==> flow/design.v <==
module DFF(D,clk,reset,Q);
	input D;  
	input clk;  
	input reset;  
	output reg Q;  
	always @(posedge clk or posedge reset) 
	begin
 		if(reset==1'b1)
  		Q <= 1'b0; 
 		else 
  		Q <= D; 
	end 
endmodule 
module partial_products (
	input [31:0]a,
	input [31:0]b,
	output reg [31:0][63:0]p_prods
);
	integer i;
	always @(a or b)
	begin
		for(i=0; i<32; i=i+1)begin
			if(b[i] == 1)begin
				p_prods[i] = a << i;
			end
			else
				p_prods[i] = 64'h00000000;
		end
	end
endmodule
module FA (
	input [63:0] x,
	input [63:0] y,
	input [63:0] z,
	output [63:0] u,
	output [63:0] v);
assign u = x^y^z;
assign v[0] = 0;
assign v[63:1] = (x&y) | (y&z) | (z&x);
endmodule
module rdcla (sum, cout, a, b, cin,clk);
	input [31:0] a, b;
	input cin,clk;
	output reg [31:0] sum;
	output reg cout;
	wire [32:0] carry0, carry1;
	wire [32:0] carry0_1, carry1_1, carry0_2, carry1_2, carry0_4, carry1_4, carry0_8, carry1_8, carry0_16, carry1_16;
	wire [32:0] carry0_1d, carry1_1d, carry0_2d, carry1_2d, carry0_4d, carry1_4d, carry0_8d, carry1_8d, carry0_16d, carry1_16d;
	wire [32:0] carry_final;
	wire [31:0] p0, p1, p2, p3, p4, p5, p6;
	assign carry0[0] = 1'b0;
	assign carry1[0] = 1'b1;
	assign p0 = a^b;
	DFF DFFP1 [31:0] (p0,clk,1'b0,p1);
	DFF DFFP2 [31:0] (p1,clk,1'b0,p2);
	DFF DFFP3 [31:0] (p2,clk,1'b0,p3);
	DFF DFFP4 [31:0] (p3,clk,1'b0,p4);
	DFF DFFP5 [31:0] (p4,clk,1'b0,p5);
	DFF DFFP6 [31:0] (p5,clk,1'b0,p6);
	assign carry_final = carry0_16 | (carry1_16 & {33{cin}});
	always @(*)
	begin
		sum = p6^carry_final[31:0];
		cout = carry_final[32];	
	end
	kpg_init init [32:1] (carry1[32:1], carry0[32:1], a[31:0], b[31:0], clk);
	assign carry1_1d[0] = carry1[0];
	assign carry0_1d[0] = carry0[0];
	assign carry1_2d[1:0] = carry1_1[1:0];
	assign carry0_2d[1:0] = carry0_1[1:0];
	assign carry1_4d[3:0] = carry1_2[3:0];
	assign carry0_4d[3:0] = carry0_2[3:0];
	assign carry1_8d[7:0] = carry1_4[7:0];
	assign carry0_8d[7:0] = carry0_4[7:0];
	assign carry1_16d[15:0] = carry1_8[15:0];
	assign carry0_16d[15:0] = carry0_8[15:0];
	kpg itr_1 [32:1] (carry1[32:1], carry0[32:1], carry1[31:0], carry0[31:0], carry1_1d[32:1], carry0_1d[32:1]);
	DFF DFF1 [32:0] (carry1_1d[32:0],clk,1'b0,carry1_1[32:0]);
	DFF DFF2 [32:0] (carry0_1d[32:0],clk,1'b0,carry0_1[32:0]);
	kpg itr_2 [32:2] (carry1_1[32:2], carry0_1[32:2], carry1_1[30:0], carry0_1[30:0], carry1_2d[32:2], carry0_2d[32:2]);
	DFF DFF3 [32:0] (carry1_2d[32:0],clk,1'b0,carry1_2[32:0]);
	DFF DFF4 [32:0] (carry0_2d[32:0],clk,1'b0,carry0_2[32:0]);
	kpg itr_4 [32:4] (carry1_2[32:4], carry0_2[32:4], carry1_2[28:0], carry0_2[28:0], carry1_4d[32:4], carry0_4d[32:4]);
	DFF DFF5 [32:0] (carry1_4d[32:0],clk,1'b0,carry1_4[32:0]);
	DFF DFF6 [32:0] (carry0_4d[32:0],clk,1'b0,carry0_4[32:0]);
	kpg itr_8 [32:8] (carry1_4[32:8], carry0_4[32:8], carry1_4[24:0], carry0_4[24:0], carry1_8d[32:8], carry0_8d[32:8]);
	DFF DFF7 [32:0] (carry1_8d[32:0],clk,1'b0,carry1_8[32:0]);
	DFF DFF8 [32:0] (carry0_8d[32:0],clk,1'b0,carry0_8[32:0]);
	kpg itr_16 [32:16] (carry1_8[32:16], carry0_8[32:16], carry1_8[16:0], carry0_8[16:0], carry1_16d[32:16], carry0_16d[32:16]);
	DFF DFF9 [32:0] (carry1_16d[32:0],clk,1'b0,carry1_16[32:0]);
	DFF DFF10 [32:0] (carry0_16d[32:0],clk,1'b0,carry0_16[32:0]);
endmodule
module kpg_init (
	output reg out1, out0,
	input a, b,clk
);
	always @(posedge clk)
	case ({a, b})
		2'b00: begin
			out0 <= 1'b0; out1 <= 1'b0;
		end
		2'b11: begin
			out0 <= 1'b1; out1 <= 1'b1;
		end
		default: begin 
			out0 <= 1'b0; out1 <= 1'b1;
		end
	endcase
endmodule
module kpg (
	input cur_bit_1, cur_bit_0, prev_bit_1, prev_bit_0,
	output reg out_bit_1, out_bit_0
);
	always @(*)
	begin
		if({cur_bit_1, cur_bit_0} == 2'b00)
			{out_bit_1, out_bit_0} = 2'b00;
		else if({cur_bit_1, cur_bit_0} == 2'b11)
			{out_bit_1, out_bit_0} = 2'b11;
		else
			{out_bit_1, out_bit_0} = {prev_bit_1, prev_bit_0};
	end
endmodule
module wallace (
	input [31:0] a,
	input [31:0] b,
	input clk,
	output [63:0] out
);
	wire [31:0][63:0]p_prods;
	integer i;
	partial_products pp (a, b, p_prods);
	wire [63:0] u_l11, v_l11, u_l12, v_l12, u_l13, v_l13, u_l14, v_l14, u_l15, v_l15, u_l16, v_l16, u_l17, v_l17, u_l18, v_l18, u_l19, v_l19, u_l110, v_l110;
	wire [63:0] u_l11d, v_l11d, u_l12d, v_l12d, u_l13d, v_l13d, u_l14d, v_l14d, u_l15d, v_l15d, u_l16d, v_l16d, u_l17d, v_l17d, u_l18d, v_l18d, u_l19d, v_l19d, u_l110d, v_l110d;
	FA l11 (p_prods[0][63:0], p_prods[1][63:0], p_prods[2][63:0], u_l11d[63:0], v_l11d[63:0]);
	FA l12 (p_prods[3][63:0], p_prods[4][63:0], p_prods[5][63:0], u_l12d[63:0], v_l12d[63:0]);
	FA l13 (p_prods[6][63:0], p_prods[7][63:0], p_prods[8][63:0], u_l13d[63:0], v_l13d[63:0]);
	FA l14 (p_prods[9][63:0], p_prods[10][63:0], p_prods[11][63:0], u_l14d[63:0], v_l14d[63:0]);
	FA l15 (p_prods[12][63:0], p_prods[13][63:0], p_prods[14][63:0], u_l15d[63:0], v_l15d[63:0]);
	FA l16 (p_prods[15][63:0], p_prods[16][63:0], p_prods[17][63:0], u_l16d[63:0], v_l16d[63:0]);
	FA l17 (p_prods[18][63:0], p_prods[19][63:0], p_prods[20][63:0], u_l17d[63:0], v_l17d[63:0]);
	FA l18 (p_prods[21][63:0], p_prods[22][63:0], p_prods[23][63:0], u_l18d[63:0], v_l18d[63:0]);
	FA l19 (p_prods[24][63:0], p_prods[25][63:0], p_prods[26][63:0], u_l19d[63:0], v_l19d[63:0]);
	FA l110 (p_prods[27][63:0], p_prods[28][63:0], p_prods[29][63:0], u_l110d[63:0], v_l110d[63:0]);
	DFF DFF_ul11 [63:0] (u_l11d[63:0],clk,1'b0,u_l11[63:0]);
	DFF DFF_ul12 [63:0] (u_l12d[63:0],clk,1'b0,u_l12[63:0]);
	DFF DFF_ul13 [63:0] (u_l13d[63:0],clk,1'b0,u_l13[63:0]);
	DFF DFF_ul14 [63:0] (u_l14d[63:0],clk,1'b0,u_l14[63:0]);
	DFF DFF_ul15 [63:0] (u_l15d[63:0],clk,1'b0,u_l15[63:0]);
	DFF DFF_ul16 [63:0] (u_l16d[63:0],clk,1'b0,u_l16[63:0]);
	DFF DFF_ul17 [63:0] (u_l17d[63:0],clk,1'b0,u_l17[63:0]);
	DFF DFF_ul18 [63:0] (u_l18d[63:0],clk,1'b0,u_l18[63:0]);
	DFF DFF_ul19 [63:0] (u_l19d[63:0],clk,1'b0,u_l19[63:0]);
	DFF DFF_ul110 [63:0] (u_l110d[63:0],clk,1'b0,u_l110[63:0]);
	DFF DFF_vl11 [63:0] (v_l11d[63:0],clk,1'b0,v_l11[63:0]);
	DFF DFF_vl12 [63:0] (v_l12d[63:0],clk,1'b0,v_l12[63:0]);
	DFF DFF_vl13 [63:0] (v_l13d[63:0],clk,1'b0,v_l13[63:0]);
	DFF DFF_vl14 [63:0] (v_l14d[63:0],clk,1'b0,v_l14[63:0]);
	DFF DFF_vl15 [63:0] (v_l15d[63:0],clk,1'b0,v_l15[63:0]);
	DFF DFF_vl16 [63:0] (v_l16d[63:0],clk,1'b0,v_l16[63:0]);
	DFF DFF_vl17 [63:0] (v_l17d[63:0],clk,1'b0,v_l17[63:0]);
	DFF DFF_vl18 [63:0] (v_l18d[63:0],clk,1'b0,v_l18[63:0]);
	DFF DFF_vl19 [63:0] (v_l19d[63:0],clk,1'b0,v_l19[63:0]);
	DFF DFF_vl110 [63:0] (v_l110d[63:0],clk,1'b0,v_l110[63:0]);
	wire [63:0] u_l21, v_l21, u_l22, v_l22, u_l23, v_l23, u_l24, v_l24, u_l25, v_l25, u_l26, v_l26, u_l27, v_l27;
	wire [63:0] u_l21d, v_l21d, u_l22d, v_l22d, u_l23d, v_l23d, u_l24d, v_l24d, u_l25d, v_l25d, u_l26d, v_l26d, u_l27d, v_l27d;
	FA l21 (u_l11[63:0], v_l11[63:0], u_l12[63:0], u_l21d[63:0], v_l21d[63:0]);
	FA l22 (v_l12[63:0], u_l13[63:0], v_l13[63:0], u_l22d[63:0], v_l22d[63:0]);
	FA l23 (u_l14[63:0], v_l14[63:0], u_l15[63:0], u_l23d[63:0], v_l23d[63:0]);
	FA l24 (v_l15[63:0], u_l16[63:0], v_l16[63:0], u_l24d[63:0], v_l24d[63:0]);
	FA l25 (u_l17[63:0], v_l17[63:0], u_l18[63:0], u_l25d[63:0], v_l25d[63:0]);
	FA l26 (v_l18[63:0], u_l19[63:0], v_l19[63:0], u_l26d[63:0], v_l26d[63:0]);
	wire [63:0] p30_1, p31_1, p31_2;
	DFF DFF_p30_1 [63:0] (p_prods[30][63:0],clk,1'b0,p30_1[63:0]);
	DFF DFF_p31_1 [63:0] (p_prods[31][63:0],clk,1'b0,p31_1[63:0]);
	DFF DFF_p31_2 [63:0] (p31_1[63:0],clk,1'b0,p31_2[63:0]);
	FA l27 (u_l110[63:0], v_l110[63:0], p30_1[63:0], u_l27d[63:0], v_l27d[63:0]);
	DFF DFF_ul21 [63:0] (u_l21d[63:0],clk,1'b0,u_l21[63:0]);
	DFF DFF_ul22 [63:0] (u_l22d[63:0],clk,1'b0,u_l22[63:0]);
	DFF DFF_ul23 [63:0] (u_l23d[63:0],clk,1'b0,u_l23[63:0]);
	DFF DFF_ul24 [63:0] (u_l24d[63:0],clk,1'b0,u_l24[63:0]);
	DFF DFF_ul25 [63:0] (u_l25d[63:0],clk,1'b0,u_l25[63:0]);
	DFF DFF_ul26 [63:0] (u_l26d[63:0],clk,1'b0,u_l26[63:0]);
	DFF DFF_ul27 [63:0] (u_l27d[63:0],clk,1'b0,u_l27[63:0]);
	DFF DFF_vl21 [63:0] (v_l21d[63:0],clk,1'b0,v_l21[63:0]);
	DFF DFF_vl22 [63:0] (v_l22d[63:0],clk,1'b0,v_l22[63:0]);
	DFF DFF_vl23 [63:0] (v_l23d[63:0],clk,1'b0,v_l23[63:0]);
	DFF DFF_vl24 [63:0] (v_l24d[63:0],clk,1'b0,v_l24[63:0]);
	DFF DFF_vl25 [63:0] (v_l25d[63:0],clk,1'b0,v_l25[63:0]);
	DFF DFF_vl26 [63:0] (v_l26d[63:0],clk,1'b0,v_l26[63:0]);
	DFF DFF_vl27 [63:0] (v_l27d[63:0],clk,1'b0,v_l27[63:0]);
	wire [63:0] u_l31, v_l31, u_l32, v_l32, u_l33, v_l33, u_l34, v_l34, u_l35, v_l35;
	wire [63:0] u_l31d, v_l31d, u_l32d, v_l32d, u_l33d, v_l33d, u_l34d, v_l34d, u_l35d, v_l35d;
	FA l31 (u_l21[63:0], v_l21[63:0], u_l22[63:0], u_l31d[63:0], v_l31d[63:0]);
	FA l32 (v_l22[63:0], u_l23[63:0], v_l23[63:0], u_l32d[63:0], v_l32d[63:0]);
	FA l33 (u_l24[63:0], v_l24[63:0], u_l25[63:0], u_l33d[63:0], v_l33d[63:0]);
	FA l34 (v_l25[63:0], u_l26[63:0], v_l26[63:0], u_l34d[63:0], v_l34d[63:0]);
	FA l35 (u_l27[63:0], v_l27[63:0], p31_2[63:0], u_l35d[63:0], v_l35d[63:0]);
	DFF DFF_ul31 [63:0] (u_l31d[63:0],clk,1'b0,u_l31[63:0]);
	DFF DFF_ul32 [63:0] (u_l32d[63:0],clk,1'b0,u_l32[63:0]);
	DFF DFF_ul33 [63:0] (u_l33d[63:0],clk,1'b0,u_l33[63:0]);
	DFF DFF_ul34 [63:0] (u_l34d[63:0],clk,1'b0,u_l34[63:0]);
	DFF DFF_ul35 [63:0] (u_l35d[63:0],clk,1'b0,u_l35[63:0]);
	DFF DFF_vl31 [63:0] (v_l31d[63:0],clk,1'b0,v_l31[63:0]);
	DFF DFF_vl32 [63:0] (v_l32d[63:0],clk,1'b0,v_l32[63:0]);
	DFF DFF_vl33 [63:0] (v_l33d[63:0],clk,1'b0,v_l33[63:0]);
	DFF DFF_vl34 [63:0] (v_l34d[63:0],clk,1'b0,v_l34[63:0]);
	DFF DFF_vl35 [63:0] (v_l35d[63:0],clk,1'b0,v_l35[63:0]);
	wire [63:0] u_l41, v_l41, u_l42, v_l42, u_l43, v_l43;
	wire [63:0] u_l41d, v_l41d, u_l42d, v_l42d, u_l43d, v_l43d;
	FA l41 (u_l31[63:0], v_l31[63:0], u_l32[63:0], u_l41d[63:0], v_l41d[63:0]);
	FA l42 (v_l32[63:0], u_l33[63:0], v_l33[63:0], u_l42d[63:0], v_l42d[63:0]);
	FA l43 (u_l34[63:0], v_l34[63:0], u_l35[63:0], u_l43d[63:0], v_l43d[63:0]);
	DFF DFF_ul41 [63:0] (u_l41d[63:0],clk,1'b0,u_l41[63:0]);
	DFF DFF_ul42 [63:0] (u_l42d[63:0],clk,1'b0,u_l42[63:0]);
	DFF DFF_ul43 [63:0] (u_l43d[63:0],clk,1'b0,u_l43[63:0]);
	DFF DFF_vl41 [63:0] (v_l41d[63:0],clk,1'b0,v_l41[63:0]);
	DFF DFF_vl42 [63:0] (v_l42d[63:0],clk,1'b0,v_l42[63:0]);
	DFF DFF_vl43 [63:0] (v_l43d[63:0],clk,1'b0,v_l43[63:0]);
	wire [63:0] u_l51, v_l51, u_l52, v_l52;
	wire [63:0] u_l51d, v_l51d, u_l52d, v_l52d;
	FA l51 (u_l41[63:0], v_l41[63:0], u_l42[63:0], u_l51d[63:0], v_l51d[63:0]);
	FA l52 (v_l42[63:0], u_l43[63:0], v_l43[63:0], u_l52d[63:0], v_l52d[63:0]);
	DFF DFF_ul51 [63:0] (u_l51d[63:0],clk,1'b0,u_l51[63:0]);
	DFF DFF_ul52 [63:0] (u_l52d[63:0],clk,1'b0,u_l52[63:0]);
	DFF DFF_vl51 [63:0] (v_l51d[63:0],clk,1'b0,v_l51[63:0]);
	DFF DFF_vl52 [63:0] (v_l52d[63:0],clk,1'b0,v_l52[63:0]);
	wire [63:0] u_l61, v_l61;
	wire [63:0] u_l61d, v_l61d;
	FA l61 (u_l51[63:0], v_l51[63:0], u_l52[63:0], u_l61d[63:0], v_l61d[63:0]);
	DFF DFF_ul61 [63:0] (u_l61d[63:0],clk,1'b0,u_l61[63:0]);
	DFF DFF_vl61 [63:0] (v_l61d[63:0],clk,1'b0,v_l61[63:0]);
	wire [63:0] u_l71, v_l71;
	wire [63:0] u_l71d, v_l71d;
	wire [63:0] v_l52_6;
	DFF DFF_vl52_6 [63:0] (v_l52[63:0],clk,1'b0,v_l52_6[63:0]);
	FA l71 (u_l61[63:0], v_l61[63:0], v_l52_6[63:0], u_l71d[63:0], v_l71d[63:0]);
	DFF DFF_ul71 [63:0] (u_l71d[63:0],clk,1'b0,u_l71[63:0]);
	DFF DFF_vl71 [63:0] (v_l71d[63:0],clk,1'b0,v_l71[63:0]);
	wire [63:0] u_l81, v_l81;
	wire [63:0] u_l81d, v_l81d;
	wire [63:0] v_l35_4, v_l35_5, v_l35_6, v_l35_7;
	DFF DFF_vl35_4 [63:0] (v_l35[63:0],clk,1'b0,v_l35_4[63:0]);
	DFF DFF_vl35_5 [63:0] (v_l35_4[63:0],clk,1'b0,v_l35_5[63:0]);
	DFF DFF_vl35_6 [63:0] (v_l35_5[63:0],clk,1'b0,v_l35_6[63:0]);
	DFF DFF_vl35_7 [63:0] (v_l35_6[63:0],clk,1'b0,v_l35_7[63:0]);
	FA l81 (u_l71[63:0], v_l71[63:0], v_l35_7[63:0], u_l81d[63:0], v_l81d[63:0]);
	DFF DFF_ul81 [63:0] (u_l81d[63:0],clk,1'b0,u_l81[63:0]);
	DFF DFF_vl81 [63:0] (v_l81d[63:0],clk,1'b0,v_l81[63:0]);
	wire c,cd;
	rdcla l91 (out[31:0], cd, u_l81[31:0], v_l81[31:0], 1'b0, clk);
	rdcla l92 (out[63:32], , u_l81[63:32], v_l81[63:32], cd, clk);
endmodule
module adder_8bit (a,b,cin,sum);
	input [7:0] a,b;
	input cin;
	output [7:0] sum;
	wire [7:0] partial_sum;
	wire [8:0] carry, p, carry_1, p_1, carry_2, p_2, carry_4, p_4;
	assign carry[0] = cin;
	assign p[0] = 0;
	kpg_initial initializing_kpg [8:1] (a[7:0], b[7:0], p[8:1], carry[8:1]);
	assign p_1[0] = cin;
	assign carry_1[0] = cin;
	assign p_2[1:0] = p_1[1:0];
	assign carry_2[1:0] = carry_1[1:0];
	assign p_4[3:0] = p_2[3:0];
	assign carry_4[3:0] = carry_2[3:0];
	kpg_ iteration_1 [8:1] (p[8:1], carry[8:1], p[7:0], carry[7:0], p_1[8:1], carry_1[8:1]);
	kpg_ iteration_2 [8:2] (p_1[8:2], carry_1[8:2], p_1[6:0], carry_1[6:0], p_2[8:2], carry_2[8:2]);
	kpg_ iteration_4 [8:4] (p_2[8:4], carry_2[8:4], p_2[4:0], carry_2[4:0], p_4[8:4], carry_4[8:4]);
	assign partial_sum = a^b;
	assign sum[7:0] = partial_sum[7:0]^carry_4[7:0];
endmodule
module kpg_initial (
	input a, b,
	output reg p, carry
);
	always @*
	case ({a, b})
		2'b00: begin
			p = 1'b0; carry = 1'b0;
		end
		2'b11: begin
			p = 1'b0; carry = 1'b1;
		end
		default: begin 
			p = 1'b1; carry = 1'b0;
		end
	endcase
endmodule
module kpg_ (
	input current_p, current_carry, from_p, from_carry,
	output reg final_p, final_carry
);
	always @(*)
	begin
		if({current_p, current_carry} == 2'b00)
			{final_p, final_carry} = 2'b00;
		else if({current_p, current_carry} == 2'b01)
			{final_p, final_carry} = 2'b01;
		else
			{final_p, final_carry} = {from_p, from_carry};
	end
endmodule
module fp_multiplier(input [31:0] a,input [31:0] b,output [31:0]out,input clk,
	input rst,input in_valid,output out_valid);
	wire S3,overflow;
	wire [47:0] productd,wallace_out,product;
	wire [7:0] exponent1,exponent2;
	wire [15:0] trim;
	wire [22:0] prod;
	wire [31:0] out1,out2,out3,out1d,out2d,out3d,outd;
	wire [31:0] a15,b15,a16,b16,a17,b17,a18,b18;
	sideband side(clk,a,b,a15,b15,a16,b16,a17,b17,a18,b18);
	reg [18:0] valid;
	always @(posedge clk)
	begin
		if(rst)
			valid <= 19'b0;
		else
			valid <= {valid[17:0],in_valid};
	end
	assign out_valid = valid[18];
	xor (S3,a15[31],b15[31]);
	wallace w1({8'b0,1'b1,a[22:0]},{8'b0,1'b1,b[22:0]},clk,{trim,productd});
	DFF DFF1[47:0] (productd[47:0],clk,1'b0,product[47:0]);
	assign overflow=product[47];
	assign wallace_out=product;
	adder_8bit adder1(a15[30:23],b15[30:23],overflow,exponent1);
	adder_8bit subtract_127(exponent1,8'b10000000,1'b1,exponent2);
	shifter_1bit shift [22:0] (prod[22:0],overflow, wallace_out[45:23], wallace_out[46:24]);
	assign out1d={S3,exponent2,prod};
	DFF DFF3 [31:0] (out1d,clk,1'b0,out1);
	check_zero check1(out2d,a16,b16,out1);  
	DFF DFF4 [31:0] (out2d,clk,1'b0,out2);
	check_inf check2(out3d,a17,b17,out2);  
	DFF DFF5 [31:0] (out3d,clk,1'b0,out3);
	check_nan check3(outd,a18,b18,out3);  
	DFF DFF6 [31:0] (outd,clk,1'b0,out);
endmodule
module sideband(input clk,input [31:0] a,input [31:0] b,
	output [31:0] a15,output [31:0] b15,output [31:0] a16,output [31:0] b16,
	output [31:0] a17,output [31:0] b17,output [31:0] a18,output [31:0] b18);
	reg [9*18-1:0] da, db;
	always @(posedge clk)
	begin
		da <= {da[9*17-1:0],a[31:23]};
		db <= {db[9*17-1:0],b[31:23]};
	end
	assign a15 = {da[9*15-1 -: 9],23'b0};
	assign b15 = {db[9*15-1 -: 9],23'b0};
	assign a16 = {da[9*16-1 -: 9],23'b0};
	assign b16 = {db[9*16-1 -: 9],23'b0};
	assign a17 = {da[9*17-1 -: 9],23'b0};
	assign b17 = {db[9*17-1 -: 9],23'b0};
	assign a18 = {da[9*18-1 -: 9],23'b0};
	assign b18 = {db[9*18-1 -: 9],23'b0};
endmodule
module shifter_1bit(output prod,input overflow,input out1,input out2);
	assign prod = (!overflow & out1) | (overflow & out2);
endmodule
module check_zero(output [31:0] out,input [31:0] a,	input [31:0] b,	input [31:0] prod);
	wire is_zero = ((|a[30:23]) & (|b[30:23]));		 
	assign out = (prod & {32{is_zero}}) | (32'b0_00000000_00000000000000000000000 & {32{!is_zero}});
endmodule
module check_inf(output [31:0] out,input [31:0] a,	input [31:0] b,input [31:0] prod);
	wire is_inf = ((&a[30:23]) | (&b[30:23]));		 
	assign out = (prod & {32{!is_inf}}) | ({a[31] ^ b[31], 31'b11111111_00000000000000000000000} & {32{is_inf}});
endmodule
module check_nan(output [31:0] out,input [31:0] a,	input [31:0] b,	input [31:0] prod);
	wire is_nan = ((&a[30:23]) & !(|b[30:23])) || (!(|a[30:23]) & (&b[30:23]));		 
	assign out = (prod & {32{!is_nan}}) | ({32'b0_11111111_11111111111111111111111} & {32{is_nan}});
endmodule
# --- Tool chain data of fp_multiplier ---
# Tool output for the design above before and after an edit, in the order of the flow.
# Lines under "orig" count in the file above, lines under "edited" in the edited file.
# "diff": "edited" minus "orig" as printed here. "change_rel_pct": 100 x difference / "orig".
# Operators: Yosys type, input widths -> output width; for muxes data width and select width s.
design:
  top: "fp_multiplier"
  clock_port: "clk"
  lib: "sky130hd"
  lib_corner: "tt_025C_1v80"

# --- Diff ---
# Unified diff, file above to edited file.
# The edit is scripted: it alters the design's behaviour and was not made to optimise anything.
# begin of diff
@@ -99,7 +99,4 @@
 		2'b00: begin
 			out0 <= 1'b0; out1 <= 1'b0;
-		end
-		2'b11: begin
-			out0 <= 1'b1; out1 <= 1'b1;
 		end
 		default: begin 
# end of diff

# --- After elaboration ---
# Yosys after proc, flatten, opt, wreduce and memory -nomap, before mapping. Memory bits, and registers merged into a memory's read port (data or address), are not among the register bits. Print and check cells are not counted. Equal cells are merged and count once.
word_totals:
  columns: ["element", "orig", "edited", "diff", "change_rel_pct"]
  rows:
  - ["ff_bits", 4594, 3877, -717, -15.61]
  - ["latchBits", 0, 0, 0, null]
  - ["mem_bits_rw", 0, 0, 0, null]
  - ["romBits", 0, 0, 0, null]
  - ["clocked_rd_ports_x_width", 0, 0, 0, null]
  - ["mem_count", 0, 0, 0, null]
  - ["input_bits", 67, 67, 0, 0.00]
  - ["out_inout_bits", 33, 33, 0, 0.00]
  - ["word_cells", 5438, 3984, -1454, -26.74]
op_classes:
  columns: ["element", "orig", "edited", "diff", "change_rel_pct"]
  rows:
  - ["addsub", 0, 0, 0, null]
  - ["mul", 0, 0, 0, null]
  - ["div", 0, 0, 0, null]
  - ["cmp", 0, 0, 0, null]
  - ["eq_ne", 252, 24, -228, -90.48]
  - ["shift", 0, 0, 0, null]
  - ["muxes", 380, 105, -275, -72.37]
  - ["n_logic", 251, 247, -4, -1.59]
  - ["n_reduce_logical", 299, 69, -230, -76.92]
op_table:
  columns: ["operator", "orig", "edited", "diff", "change_rel_pct"]
  rows:
  - ["$logic_not 2->1", 278, 48, -230, -82.73]
  - ["$eq 2x2->1 const B", 235, 7, -228, -97.02]
  - ["$mux 2", 169, 11, -158, -93.49]
  - ["$mux 1", 188, 71, -117, -62.23]
  - ["$xor 64x64->64", 38, 35, -3, -7.89]
  - ["$xor 48x48->48", 0, 3, 3, null]
  - ["$xor 32x32->32", 3, 1, -2, -66.67]
  - ["$and 63x63->63", 45, 44, -1, -2.22]
  - ["$and 16x16->16", 1, 0, -1, -100.00]
  - ["$or 16x16->16", 1, 0, -1, -100.00]
  - ["$and 47x47->47", 0, 1, 1, null]
  - ["$and 1x1->1", 49, 49, 0, 0.00]
  - ["$or 63x63->63", 44, 44, 0, 0.00]
  - ["$or 1x1->1", 24, 24, 0, 0.00]
  - ["$eq 2x1->1 const B", 17, 17, 0, 0.00]
  - ["$reduce_or 2->1", 7, 7, 0, 0.00]
  - ["$logic_not 1->1", 5, 5, 0, 0.00]
  - ["$and 32x32->32", 4, 4, 0, 0.00]
  - ["$reduce_and 8->1", 4, 4, 0, 0.00]
  - ["$reduce_or 8->1", 4, 4, 0, 0.00]
  - ["$xor 8x8->8", 3, 3, 0, 0.00]
  - ["$xor 1x1->1", 2, 2, 0, 0.00]
  - ["$and 24x25->25", 1, 1, 0, 0.00]
  - ["$and 25x26->26", 1, 1, 0, 0.00]
  - ["$and 26x24->26", 1, 1, 0, 0.00]
  - ["$and 27x28->28", 1, 1, 0, 0.00]
  - ["$and 28x29->29", 1, 1, 0, 0.00]
  - ["$and 29x27->29", 1, 1, 0, 0.00]
# The list need not be complete.

# --- Depth ---
# Longest topological path by Yosys (ltp), each cell counted once; first at word level (registers and memories cut), then after technology mapping (sequential cells cut; the memories' decode and read muxes count).
depth:
  columns: ["element", "orig", "edited", "diff", "change_rel_pct"]
  rows:
  - ["depth_word", 22, 22, 0, 0.00]
  - ["ABC_AREA", "0", "0", null, null]
  - ["ltp_mapped", 10, 10, 0, 0.00]
  - ["mapped_depth_nobuf", 9, 8, -1, -11.11]

# --- After synthesis ---
# Source: synth_stat.txt of the flow (Yosys; design flattened, memories mapped). It holds for the ABC_AREA given above (unset counts as 0); a run with the other value may have another netlist.
mapped:
  columns: ["element", "orig", "edited", "diff", "change_rel_pct"]
  rows:
  - ["cells", 4627, 3008, -1619, -34.99]
  - ["synth_area_um2", 73167.7, 48620.4, -24547.3, -33.55]
  - ["seq_area_um2", 51249.2, 34653.2, -16596.0, -32.38]
  - ["ff_cells", 2560, 1731, -829, -32.38]
  - ["buffers", 139, 102, -37, -26.62]
by_type:
  columns: ["type", "orig", "edited", "diff", "change_rel_pct"]
  rows:
  - ["sky130_fd_sc_hd__dfxtp_1", 2560, 1731, -829, -32.38]
  - ["sky130_fd_sc_hd__maj3_1", 248, 8, -240, -96.77]
  - ["sky130_fd_sc_hd__and2_1", 626, 440, -186, -29.71]
  - ["sky130_fd_sc_hd__fa_1", 488, 365, -123, -25.20]
  - ["sky130_fd_sc_hd__ha_1", 249, 133, -116, -46.59]
  - ["sky130_fd_sc_hd__inv_1", 91, 22, -69, -75.82]
  - ["sky130_fd_sc_hd__clkbuf_1", 104, 69, -35, -33.65]
  - ["sky130_fd_sc_hd__or2_2", 18, 0, -18, -100.00]
  - ["sky130_fd_sc_hd__xnor2_1", 25, 9, -16, -64.00]
  - ["sky130_fd_sc_hd__xor2_1", 19, 33, 14, 73.68]
  - ["sky130_fd_sc_hd__a21oi_1", 19, 9, -10, -52.63]
  - ["sky130_fd_sc_hd__nor4b_1", 6, 2, -4, -66.67]
  - ["sky130_fd_sc_hd__a22oi_1", 0, 4, 4, null]
  - ["sky130_fd_sc_hd__nand2b_1", 32, 35, 3, 9.38]
  - ["sky130_fd_sc_hd__nand3_1", 1, 4, 3, 300.00]
  - ["sky130_fd_sc_hd__nand2_1", 7, 5, -2, -28.57]
  - ["sky130_fd_sc_hd__nor4_1", 3, 5, 2, 66.67]
  - ["sky130_fd_sc_hd__a31oi_1", 2, 4, 2, 100.00]
# The list need not be complete.
# The figures by module come from a second, unflattened synthesis with its own total; it is not the netlist above.
unflattened:
  columns: ["element", "orig", "edited", "diff", "change_rel_pct"]
  rows:
  - ["cells_unflattened", 17198, 17198, 0, 0.00]
  - ["hier_area_um2", 237123.7, 236082.7, -1041.0, -0.44]
# Rows give one instance, submodules left out.
modules_orig:
  columns: ["mod", "n_inst", "cells", "mod_area_um2"]
  rows:
  - ["DFF", 5549, 2, 28.8]
  - ["FA", 30, 66, 1296.2]
  - ["(no name shown)", 1, 2241, 15134.5]
  - ["sideband", 1, 581, 8411.8]
  - ["kpg", 268, 2, 22.5]
  - ["kpg_init", 64, 4, 53.8]
  - ["rdcla", 2, 103, 999.7]
  - ["kpg_", 34, 2, 22.5]
  - ["check_nan", 1, 48, 563.0]
  - ["fp_multiplier", 1, 42, 533.0]
  - ["check_zero", 1, 44, 425.4]
  - ["adder_8bit", 2, 9, 193.9]
  - ["shifter_1bit", 23, 1, 15.0]
  - ["check_inf", 1, 42, 325.3]
# orig: Modules not listed: 2.
modules_edited:
  columns: ["mod", "n_inst", "cells", "mod_area_um2"]
  rows:
  - ["DFF", 5549, 2, 28.8]
  - ["FA", 30, 66, 1296.2]
  - ["(no name shown)", 1, 2241, 15134.5]
  - ["sideband", 1, 581, 8411.8]
  - ["kpg", 268, 2, 22.5]
  - ["kpg_init", 64, 4, 37.5]
  - ["rdcla", 2, 103, 999.7]
  - ["kpg_", 34, 2, 22.5]
  - ["check_nan", 1, 48, 563.0]
  - ["fp_multiplier", 1, 42, 533.0]
  - ["check_zero", 1, 44, 425.4]
  - ["adder_8bit", 2, 9, 193.9]
  - ["shifter_1bit", 23, 1, 15.0]
  - ["check_inf", 1, 42, 325.3]
# edited: Modules not listed: 2.

# --- Timing after synthesis ---
# OpenSTA on the mapped netlist: ideal clock, no wires. The path of least setup slack (recovery checks aside). Input and output delay are each 20% of the period. Register names are those of the netlist, which keeps one name where synthesis merged equal registers.
synth_timing:
  columns: ["element", "orig", "edited", "diff", "change_rel_pct"]
  rows:
  - ["path_type", "flip-flop to flip-flop", "flip-flop to flip-flop", null, null]
  - ["start", "register side.da[127]", "register DFF1[47].Q", null, null]
  - ["end", "register DFF3[30].Q", "register DFF3[30].Q", null, null]
  - ["period_ns", 2.5, 2.5, 0.0, 0.00]
  - ["setup_ns", 0.120, 0.124, 0.004, null]
  - ["arrival_time_ns", 2.227, 2.476, 0.249, 11.18]
  - ["required_time_ns", 2.380, 2.376, -0.004, -0.17]
  - ["setup_slack_ns", 0.153, -0.100, -0.253, null]
  - ["path_delay_ns", 2.347, 2.600, 0.253, 10.78]
  - ["stages", 10, 11, 1, 10.00]
  - ["synth_period_reached_ns", 2.347, 2.6, 0.253, 10.78]
# "path_delay_ns" is the arrival time less input delay plus setup time.
# "stages" counts driving pins, that of a launching flip-flop among them; a cell with two outputs on the path counts twice.
# "synth_period_reached_ns" = period - worst setup slack (recovery checks aside). The figure is calculated, with input and output delays left at 20% of the set period.
# Between the ends stands the longest chain of elaborated cells between them, by number of cells; it is not shown to be the way that was timed. Of several equally long chains one is given.
# A line is the first line of the expression or statement that the cell stems from. Yosys adds cells for indexed reads and writes and turns some case tables into memories.
synth_between_orig:
  cell_sequence: "sky130_fd_sc_hd__dfxtp_1 -> sky130_fd_sc_hd__inv_1 -> sky130_fd_sc_hd__ha_1 -> sky130_fd_sc_hd__nor3b_1 -> sky130_fd_sc_hd__mux2_2 -> sky130_fd_sc_hd__xnor2_1 -> sky130_fd_sc_hd__nand3_1 -> sky130_fd_sc_hd__or3_4 -> sky130_fd_sc_hd__nor3_2 -> sky130_fd_sc_hd__xnor2_1"
synth_lines_orig:
  columns: ["element", "line_no", "rtl"]
  rows:
  - ["start: declaration", 345, "reg [9*18-1:0] da, db;"]
  - ["start: assignment", 348, "da <= {da[9*17-1:0],a[31:23]};"]
  - ["end: assignment", 9, "Q <= 1'b0;"]
  - ["end: assignment", 11, "Q <= D;"]
  - ["end: declaration", 5, "output reg Q;"]
# orig: No chain of elaborated cells between the ends is given.
synth_between_edited:
  cell_sequence: "sky130_fd_sc_hd__dfxtp_1 -> sky130_fd_sc_hd__buf_6 -> sky130_fd_sc_hd__clkbuf_1 -> sky130_fd_sc_hd__inv_1 -> sky130_fd_sc_hd__fa_1 -> sky130_fd_sc_hd__nor4b_1 -> sky130_fd_sc_hd__a31oi_1 -> sky130_fd_sc_hd__nand3b_1 -> sky130_fd_sc_hd__or3b_4 -> sky130_fd_sc_hd__nor4b_2 -> sky130_fd_sc_hd__xnor2_1"
  elab_chain_cells: 14
  cells_between: 45
synth_lines_edited:
  columns: ["element", "line_no", "rtl"]
  rows:
  - ["start: declaration", 5, "output reg Q;"]
  - ["start: assignment", 9, "Q <= 1'b0;"]
  - ["start: assignment", 11, "Q <= D;"]
  - ["$mux 1", 297, "else if({current_p, current_carry} == 2'b01)"]
  - ["$mux 1", 295, "if({current_p, current_carry} == 2'b00)"]
  - ["$mux 1", 297, null]
  - ["$mux 1", 295, null]
  - ["$xor 8x8->8", 270, "assign sum[7:0] = partial_sum[7:0]^carry_4[7:0];"]
  - ["$logic_not 2->1", 277, "case ({a, b})"]
  - ["$mux 1", 277, null]
  - ["$logic_not 2->1", 295, null]
  - ["$mux 1", 295, null]
  - ["$logic_not 2->1", 295, null]
  - ["$mux 1", 295, null]
  - ["$logic_not 2->1", 295, null]
  - ["$mux 1", 295, null]
  - ["$xor 8x8->8", 270, null]
  - ["end: assignment", 9, null]
  - ["end: assignment", 11, null]
  - ["end: declaration", 5, null]

# --- Worst path after layout ---
# From the final timing report of each run of set A: the path of least setup slack in the routed layout; clock arrival at registers is part of the times.
layout_timing:
  columns: ["element", "orig", "edited", "diff", "change_rel_pct"]
  rows:
  - ["path_type", "flip-flop to flip-flop", "flip-flop to flip-flop", null, null]
  - ["start", "register side.da[127]", "register side.da[126]", null, null]
  - ["end", "register DFF3[28].Q", "register DFF3[30].Q", null, null]
  - ["period_ns", 2.44, 2.44, 0.00, 0.00]
  - ["setup_ns", 0.10, 0.11, 0.01, null]
  - ["arrival_time_ns", 3.05, 2.95, -0.10, -3.28]
  - ["required_time_ns", 3.16, 3.07, -0.09, -2.85]
  - ["setup_slack_ns", 0.11, 0.12, 0.01, null]
  - ["stages", 11, 9, -2, -18.18]
layout_between_orig:
  cell_sequence: "sky130_fd_sc_hd__dfxtp_1 -> sky130_fd_sc_hd__buf_4 -> sky130_fd_sc_hd__ha_2 -> sky130_fd_sc_hd__nor3b_2 -> sky130_fd_sc_hd__buf_4 -> sky130_fd_sc_hd__mux2_4 -> sky130_fd_sc_hd__xnor2_2 -> sky130_fd_sc_hd__nand3_2 -> sky130_fd_sc_hd__or3_4 -> sky130_fd_sc_hd__buf_4 -> sky130_fd_sc_hd__xor2_1"
layout_lines_orig:
  columns: ["element", "line_no", "rtl"]
  rows:
  - ["start: declaration", 345, "reg [9*18-1:0] da, db;"]
  - ["start: assignment", 348, "da <= {da[9*17-1:0],a[31:23]};"]
  - ["end: assignment", 9, "Q <= 1'b0;"]
  - ["end: assignment", 11, "Q <= D;"]
  - ["end: declaration", 5, "output reg Q;"]
# orig: No chain of elaborated cells between the ends is given.
layout_between_edited:
  cell_sequence: "sky130_fd_sc_hd__dfxtp_1 -> sky130_fd_sc_hd__buf_4 -> sky130_fd_sc_hd__ha_1 -> sky130_fd_sc_hd__or4b_4 -> sky130_fd_sc_hd__o21ai_4 -> sky130_fd_sc_hd__mux2i_1 -> sky130_fd_sc_hd__or3b_4 -> sky130_fd_sc_hd__nor4b_4 -> sky130_fd_sc_hd__xnor2_1"
layout_lines_edited:
  columns: ["element", "line_no", "rtl"]
  rows:
  - ["start: declaration", 342, "reg [9*18-1:0] da, db;"]
  - ["start: assignment", 345, "da <= {da[9*17-1:0],a[31:23]};"]
  - ["end: assignment", 9, "Q <= 1'b0;"]
  - ["end: assignment", 11, "Q <= D;"]
  - ["end: declaration", 5, "output reg Q;"]
# edited: No chain of elaborated cells between the ends is given.

# --- Layout results ---
# Runs of the flow (Yosys, OpenROAD) on both versions; the two runs of a pair have the same settings. The constraints put input and output delay at 20% of the set period each and load the outputs with 0.01 pF.
settings_set_A:
  CORE_UTILIZATION: 40
  period_ns: 2.44
  CAP_MARGIN: 20
  CORE_MARGIN: 2
  SLEW_MARGIN: 20
measured_set_A:
  columns: ["element", "orig", "edited", "diff", "change_rel_pct"]
  rows:
  - ["synthArea_um2", 73167.7, 48620.4, -24547.3, -33.55]
  - ["die_footprint_um2", 186356.0, 124355.0, -62001.0, -33.27]
  - ["layout_stdcell_area_um2", 85620.9, 57722.9, -27898.0, -32.58]
  - ["layout_utilization_pct", 47.2, 48.0, 0.8, null]
  - ["ws_setup_ns", 0.108, 0.118, 0.010, null]
  - ["tns_setup_ns", 0.000, 0.000, 0.000, null]
  - ["ws_hold_ns", 0.104, 0.177, 0.073, null]
  - ["totalPower_w", 0.10567, 0.071567, -0.034103, -32.27]
  - ["timing.achieved_period_ns", 2.332, 2.322, -0.010, -0.43]
settings_set_B:
  CORE_ASPECT_RATIO: 0.78
  CORE_UTILIZATION: 59
  CTS_CLUSTER_DIAMETER: 112
  CTS_CLUSTER_SIZE: 65
  MAX_ROUTING_LAYER: "met4"
  PLACE_DENSITY: 0.8
  SETUP_SLACK_MARGIN: 0.2
  period_ns: 1.52
  CAP_MARGIN: 20
  CORE_MARGIN: 2
  SLEW_MARGIN: 20
measured_set_B:
  columns: ["element", "orig", "edited", "diff", "change_rel_pct"]
  rows:
  - ["synthArea_um2", 73167.7, 48620.4, -24547.3, -33.55]
  - ["die_footprint_um2", 126868.0, 84737.7, -42130.3, -33.21]
  - ["layout_stdcell_area_um2", 79079.6, 53193.5, -25886.1, -32.73]
  - ["layout_utilization_pct", 64.0, 65.5, 1.5, null]
  - ["ws_setup_ns", -0.806, -0.712, 0.094, null]
  - ["tns_setup_ns", -4.730, -8.920, -4.190, null]
  - ["ws_hold_ns", 0.074, 0.037, -0.037, null]
  - ["totalPower_w", 0.135365, 0.089543, -0.045822, -33.85]
  - ["timing.achieved_period_ns", 2.326, 2.232, -0.094, -4.04]
# "timing.achieved_period_ns" means the clock period less the worst setup slack. The figure is calculated, with input and output delays left at 20% of the set period.
# "totalPower_w" rests on the timing tool's default activity at the inputs, not on a simulated workload.
